==> flow/design.v <==
module alu(
    output[16 - 1:0] data_out,
	 output 							  valid_out,
	 output 							  cmd_out,
	 input [16 - 1:0] data_in,
	 input 							  valid_in,
	 input 							  cmd_in,
	 output 									 amm_read,
	 output[8 - 1:0] amm_address,
	 input [8 - 1:0] amm_readdata,
	 input 									 amm_waitrequest,
	 input[1:0] 							 amm_response,
	 input clk,
	 input rst_n
    );
	reg[2:0] state;
	reg[5:0] nof_operands; 				 
	reg[3:0] opcode; 						 
	reg[7:0] operand[0:63];				 
	reg error;								 
	reg[11:0] result;						 
	reg[5:0] last_index;					 
	reg[5:0] current_index;				 
	reg[5:0] nof;							 
	reg      first_indirect;			 
	reg[7:0] shiftop1, shiftop2;
	wire[1:0] mod = data_in[9:8];		 
	wire[7:0] operand_dir = data_in[7:0];
	wire[7:0] cur_address = operand[current_index];
	wire      bad_address = (cur_address > 'h0F && cur_address < 'h30) || (cur_address > 'h7F && cur_address < 'hA0);
	wire      payload_beat = valid_in && !cmd_in;
	always @(posedge clk) begin
		if(!rst_n) begin
			state <= 3'd0;
		end
		else begin
		case(state)
			3'd0: begin
						if(cmd_in == 1 && valid_in == 1) begin
							opcode <= data_in[11:8];
							nof_operands <= data_in[5:0];
							nof <= data_in[5:0];
							last_index <= 0;
							current_index <= 0;
							first_indirect <= 0;
							shiftop1 <= 0;
							shiftop2 <= 0;
							error <= 0;
							result <= (data_in[11:8] == 1) ? 12'hFFF : 12'h000;
							state <= 3'd1;
							if(data_in[5:0] == 0) begin
								error <= 1;
								state <= 3'd2;
							end
							if(data_in[5:0] != 1 && (data_in[11:8] == 4 || data_in[11:8] == 5 || data_in[11:8] == 6 || data_in[11:8] == 7)) begin
								error <= 1;
								state <= 3'd2;
							end
							if(data_in[5:0] != 2 && (data_in[11:8] == 8 || data_in[11:8] == 9))
								error <= 1;
						end
			end
			3'd1: begin
						if(payload_beat) begin
							if(mod == 2'b00) begin
								case(opcode)
									0: result <= result + operand_dir;
									1: result <= result & operand_dir;
									2:  result <= result | operand_dir;
									3: result <= result ^ operand_dir;
									4: result <= ~{4'b0, operand_dir};
									5: result <= operand_dir + 12'd1;
									6: result <= operand_dir - 12'd1;
									7: result <= ~{4'b0, operand_dir} + 12'd1;
									8, 9: begin
										if(nof == nof_operands) shiftop1 <= operand_dir;
										else shiftop2 <= operand_dir;
									end
									default: ;
								endcase
							end
							if(mod == 2'b01) begin
								operand[last_index] <= operand_dir;
								last_index <= last_index + 1;
								if(nof == nof_operands) first_indirect <= 1;
							end
							nof <= nof - 1;
							if(nof == 1) begin
								if(error || (last_index == 0 && mod != 2'b01))
									state <= 3'd2;
								else
									state <= 3'd4;
							end
						end
			end
			3'd4: begin
				if(bad_address) begin
					error <= 1;
					state <= 3'd2;
				end
				else if(amm_waitrequest == 0) begin
					if(amm_response != 2'b00) begin
						error <= 1;
						state <= 3'd2;
					end
					else begin
						current_index <= current_index + 1;
						case(opcode)
							0: result <= result + amm_readdata;
							1: result <= result & amm_readdata;
							2:  result <= result | amm_readdata;
							3: result <= result ^ amm_readdata;
							4: result <= ~{4'b0, amm_readdata};
							5: result <= amm_readdata + 12'd1;
							6: result <= amm_readdata - 12'd1;
							7: result <= ~{4'b0, amm_readdata} + 12'd1;
							8, 9: begin
								if(first_indirect && current_index == 0) shiftop1 <= amm_readdata;
								else shiftop2 <= amm_readdata;
							end
							default: ;
						endcase
						if(current_index + 1 == last_index)
							state <= 3'd2;
					end
				end
			end
			3'd2: state <= 3'd3;
			default: state <= 3'd0;
		endcase
		end
	end
	reg[16 - 1:0]  		reg_data_out;
	reg 							  		reg_valid_out;
	reg 							  		reg_cmd_out;
	reg[11:0]                     final_result;
	always @(*) begin
		final_result = result;
		if(opcode == 4 || opcode == 7)
			final_result = {4'b0, result[7:0]};
		if(opcode == 8)
			final_result = {4'b0, shiftop1} >> shiftop2;
		if(opcode == 9)
			final_result = {4'b0, shiftop1 << shiftop2};
		if(error == 1)
			final_result = 12'hBAD;
		reg_data_out = 0;
		reg_valid_out = 0;
		reg_cmd_out = 0;
		if(state == 3'd2) begin
			reg_data_out[4] = error;
			reg_data_out[3:0] = opcode;
			reg_valid_out = 1;
			reg_cmd_out = 1;
		end
		if(state == 3'd3) begin
			reg_data_out[11:0] = final_result;
			reg_valid_out = 1;
		end
	end
	assign data_out = reg_data_out;
	assign valid_out = reg_valid_out;
	assign cmd_out = reg_cmd_out;
	assign amm_address = cur_address;
	assign amm_read = (state == 3'd4) && !bad_address;
endmodule
==> reports on alu <==
### Reports on alu

Module alu before and after one edit of its RTL, step after step.
Lines under "before" count in the file above, lines under "after" in the edited file.
"change": "after" minus "before" as printed here.
Operators: Yosys type, input widths -> output width; for muxes data width and select width s.
Library cell names are shortened.
Not given: n/a

* top module: alu
* clock: clk
* standard-cell library: sky130hd
* timing corner: tt_025C_1v80

### Edit of the RTL

Unified diff, file above to edited file.
This change comes from a script, not from a designer. The edited design behaves differently; no optimisation was intended.

```diff
@@ -1,4 +1,4 @@
 module alu(
-    output[16 - 1:0] data_out,
+    output[16 - 1:0] data_out_ext,
 	 output 							  valid_out,
 	 output 							  cmd_out,
@@ -14,4 +14,8 @@
 	 input rst_n
     );
+	wire [16 - 1:0] data_out;
+	reg [16 - 1:0] data_out_dly;
+	always @(posedge clk) data_out_dly <= data_out;
+	assign data_out_ext = data_out_dly;
 	reg[2:0] state;
 	reg[5:0] nof_operands; 				 
```

### After elaboration

Source: Yosys, flattened and elaborated, memories not mapped. Widths are those after wreduce. Print and check cells do not count. Equal cells are merged and count once.
Yosys's memory passes give these memory sizes; they may raise the number of words (mostly to a power of two), join words into wider ones and drop unused or constant bits.

Operators by class
* $add $sub $neg: before 11, after 11, change 0
* order comparisons: before 4, after 4, change 0
* equality and inequality tests: before 46, after 46, change 0
* shifts and indexed selects: before 2, after 2, change 0
* mux-type cells: before 88, after 88, change 0
* bitwise logic cells: before 8, after 8, change 0
* reduce/logical cells: before 39, after 39, change 0

Operators by type and width
* $mux 12: before 12, after 11, change -1
* $mux 5: before 0, after 1, change +1
* $mux 8: before 23, after 23, change 0
* $mux 1: before 18, after 18, change 0
* $ne 2x2->1 const B: before 14, after 14, change 0
* $mux 6: before 13, after 13, change 0
* $logic_and 1x1->1: before 9, after 9, change 0
* $eq 4x3->1 const B: before 8, after 8, change 0
* $mux 3: before 8, after 8, change 0
* $logic_or 1x1->1: before 7, after 7, change 0
* $eq 4x4->1 const B: before 4, after 4, change 0
* $logic_not 6->1: before 3, after 3, change 0
* $pmux 6 s2: before 3, after 3, change 0
* $reduce_and 5->1: before 3, after 3, change 0
* $reduce_bool 2->1: before 3, after 3, change 0
* $add 12x1->12 const B: before 2, after 2, change 0
* $add 12x8->12: before 2, after 2, change 0
* $add 8x1->9 const B: before 2, after 2, change 0
* $and 12x8->12: before 2, after 2, change 0
* $eq 3x2->1 const B: before 2, after 2, change 0
* $eq 4x1->1 const B: before 2, after 2, change 0
* $eq 4x2->1 const B: before 2, after 2, change 0
* $logic_not 1->1: before 2, after 2, change 0
* $mux 2: before 2, after 2, change 0
* $ne 3x3->1 const B: before 2, after 2, change 0
* $ne 9x9->1 const B: before 2, after 2, change 0
* $not 8->12: before 2, after 2, change 0
* $or 12x8->12: before 2, after 2, change 0

The list need not be complete.

Bit counts
* register bits after elaboration: before 61, after 73, change +12
* RAM bits: before 512, after 512, change 0
* clocked read ports x word width: before 8, after 8, change 0
* memories kept: before 1, after 1, change 0
* bits of input ports: before 31, after 31, change 0
* output and inout bits: before 27, after 27, change 0
* word-level cells: before 210, after 212, change +2

Memory list
* shape (words x width / read and write ports): before operand 64x8 r1 w1, after operand 64x8 r1 w1

### Depth

Yosys ltp: most cells in a row. Word level: on the elaborated netlist, between registers, memories and ports. Mapped: between sequential cells and ports; inverters and the memories' decode and read muxes count.

Depth
* depth in word-level cells: before 9, after 9, change 0
* ABC_AREA: before 0, after 0
* depth in mapped cells: before 14, after 12, change -2

### Netlist

Yosys stat after the flow's synthesis: flattened, memories mapped to cells. It holds for the ABC_AREA given above (unset counts as 0); a run with the other value may have another netlist.

Cells by type
* o21ai_0: before 84, after 56, change -28
* nand2_1: before 103, after 83, change -20
* dfxtp_1: before 11, after 23, change +12
* clkbuf_1: before 63, after 74, change +11
* a21oi_1: before 69, after 79, change +10
* mux2i_1: before 23, after 14, change -9
* a222oi_1: before 10, after 1, change -9
* buf_6: before 11, after 4, change -7
* nand3b_1: before 10, after 4, change -6
* xnor2_1: before 39, after 44, change +5
* nor3_1: before 29, after 24, change -5
* nand2b_1: before 16, after 11, change -5
* a31oi_1: before 14, after 9, change -5
* o32ai_1: before 5, after 0, change -5
* buf_1: before 11, after 7, change -4
* a22oi_1: before 10, after 14, change +4
* o2111ai_1: before 3, after 7, change +4
* a211oi_1: before 11, after 8, change -3

The list need not be complete.

Synthesis totals
* cells in the netlist: before 1730, after 1695, change -35
* mapped area (µm²): before 26660.6, after 26653.1, change -7.5
* mapped flip-flops: before 581, after 593, change +12
* buffer cells: before 107, after 107, change 0

### Timing after synthesis

Path of least setup slack by OpenSTA after synthesis, without wires, with an ideal clock, recovery checks aside; 20% of the period is set as input and as output delay. Where synthesis merged equal registers, the netlist keeps one of their names.

Path after synthesis
* kind: before reg-to-output, after reg-to-output
* from: before register (name not given), after register (name not given)
* to: before output port amm_address[0], after output port amm_address[0]
* period (ns): before 10.0, after 10.0, change 0.0
* output delay (ns): before 2.000, after 2.000, change 0.000
* arrival time (ns): before 2.965, after 2.840, change -0.125
* data required time (ns): before 8.000, after 8.000, change 0.000
* setup slack (ns): before 5.035, after 5.160, change +0.125
* path delay (ns): before 2.965, after 2.840, change -0.125
* driving pins on the path: before 9, after 9, change 0
* buffers on the path: before 5, after 5, change 0
* synthesis period reached (ns): before 4.965, after 4.84, change -0.125

"path delay" = arrival - input delay + setup time.
At an output port there is no setup time.
"driving pins on the path" counts driving pins, that of a launching flip-flop among them; a cell with two outputs on the path counts twice.
"synthesis period reached" is the clock period less the worst setup slack; recovery checks do not enter. This is arithmetic on one report: input and output delays are still those of the set period (20% each).

Between the ends, after synthesis, before:
* cells stage by stage: dfxtp_1 buf_2 buf_2 buf_2 clkbuf_1 buf_1 mux4_2 mux4_2 mux4_2

RTL lines, path after synthesis, before
* end: declaration: line 9 `output[8 - 1:0] amm_address,`

before: Chain of elaborated cells between the ends: none given.

Between the ends, after synthesis, after:
* cells stage by stage: dfxtp_1 buf_6 buf_6 buf_4 buf_4 buf_2 mux4_2 mux4_2 mux4_2

RTL lines, path after synthesis, after
* end: declaration: line 9 `output[8 - 1:0] amm_address,`

after: Chain of elaborated cells between the ends: none given.

### Worst path after layout

From the final timing report of the runs of set A: the path of least setup slack in the routed layout; clock arrival at registers is part of the times.

Path post-layout
* kind: before reg-to-output, after reg-to-output
* from: before register (name not given), after register (name not given)
* to: before output port amm_read, after output port amm_read
* period (ns): before 7.02, after 7.02, change 0.00
* output delay (ns): before 1.40, after 1.40, change 0.00
* arrival time (ns): before 4.85, after 4.52, change -0.33
* data required time (ns): before 5.62, after 5.62, change 0.00
* setup slack (ns): before 0.77, after 1.10, change +0.33
* driving pins on the path: before 11, after 11, change 0
* buffers on the path: before 3, after 2, change -1

Between the ends, post-layout, before:
* cells stage by stage: dfxtp_4 buf_4 mux4_2 mux2_2 o21ai_0 o22ai_1 a211o_1 a21oi_1 buf_4 nor2_1 clkdlybuf4s50_1

RTL lines, path post-layout, before
* end: declaration: line 8 `output amm_read,`

before: Chain of elaborated cells between the ends: none given.

Between the ends, post-layout, after:
* cells stage by stage: dfxtp_4 buf_12 mux4_2 mux2i_1 a21oi_1 o21ai_0 o21ai_1 xnor2_2 nor2_1 nor2_1 clkdlybuf4s50_1

RTL lines, path post-layout, after
* end: declaration: line 8 `output amm_read,`

after: Chain of elaborated cells between the ends: none given.

### Layout results

Runs of the flow (Yosys, OpenROAD) on both versions; the two runs of a pair have the same settings. The constraints put input and output delay at 20% of the set period each and load the outputs with 0.01 pF.

Flow settings, set A:
* CORE_UTILIZATION: 40
* PLACE_DENSITY: 0.6
* period_ns: 7.02
* CAP_MARGIN: 20
* CORE_MARGIN: 2
* SLEW_MARGIN: 20

Results, set A
* mapped cell area after synthesis (µm²): before 26660.6, after 26653.1, change -7.5
* die footprint (µm²): before 68733.1, after 68714.8, change -18.3
* std-cell area (final layout) (µm²): before 29873.7, after 30286.5, change +412.8
* final design utilization (%): before 45.4, after 46.0, change +0.6
* lowest setup slack (ns): before 0.768, after 1.098, change +0.330
* total negative slack (ns): before 0.000, after 0.000, change 0.000
* worst hold slack (ns): before 0.565, after 0.586, change +0.021
* power consumption (uW): before 7569, after 8161, change +592
* period achieved (ns): before 6.252, after 5.922, change -0.330

Flow settings, set B:
* ABC_AREA: 1
* CAP_MARGIN: 30
* CELL_PAD_IN_SITES_DETAIL_PLACEMENT: 1
* CORE_ASPECT_RATIO: 1.64
* CORE_UTILIZATION: 18
* CTS_CLUSTER_SIZE: 88
* PLACE_DENSITY_LB_ADDON: 0.01
* TNS_END_PERCENT: 55
* period_ns: 5.95
* CORE_MARGIN: 2
* SLEW_MARGIN: 20

Results, set B
* mapped cell area after synthesis (µm²): before 27164.8, after 27327.5, change +162.7
* die footprint (µm²): before 154134.0, after 155046.0, change +912.0
* std-cell area (final layout) (µm²): before 32537.5, after 32710.1, change +172.6
* final design utilization (%): before 21.7, after 21.6, change -0.1
* lowest setup slack (ns): before 0.472, after 0.531, change +0.059
* total negative slack (ns): before 0.000, after 0.000, change 0.000
* worst hold slack (ns): before 0.498, after 0.526, change +0.028
* power consumption (uW): before 9805, after 10017, change +212
* period achieved (ns): before 5.478, after 5.419, change -0.059

"period achieved" = clock period - worst setup slack. The figure is calculated, with input and output delays left at 20% of the set period.
"power consumption" rests on the timing tool's default activity at the inputs, not on a simulated workload.
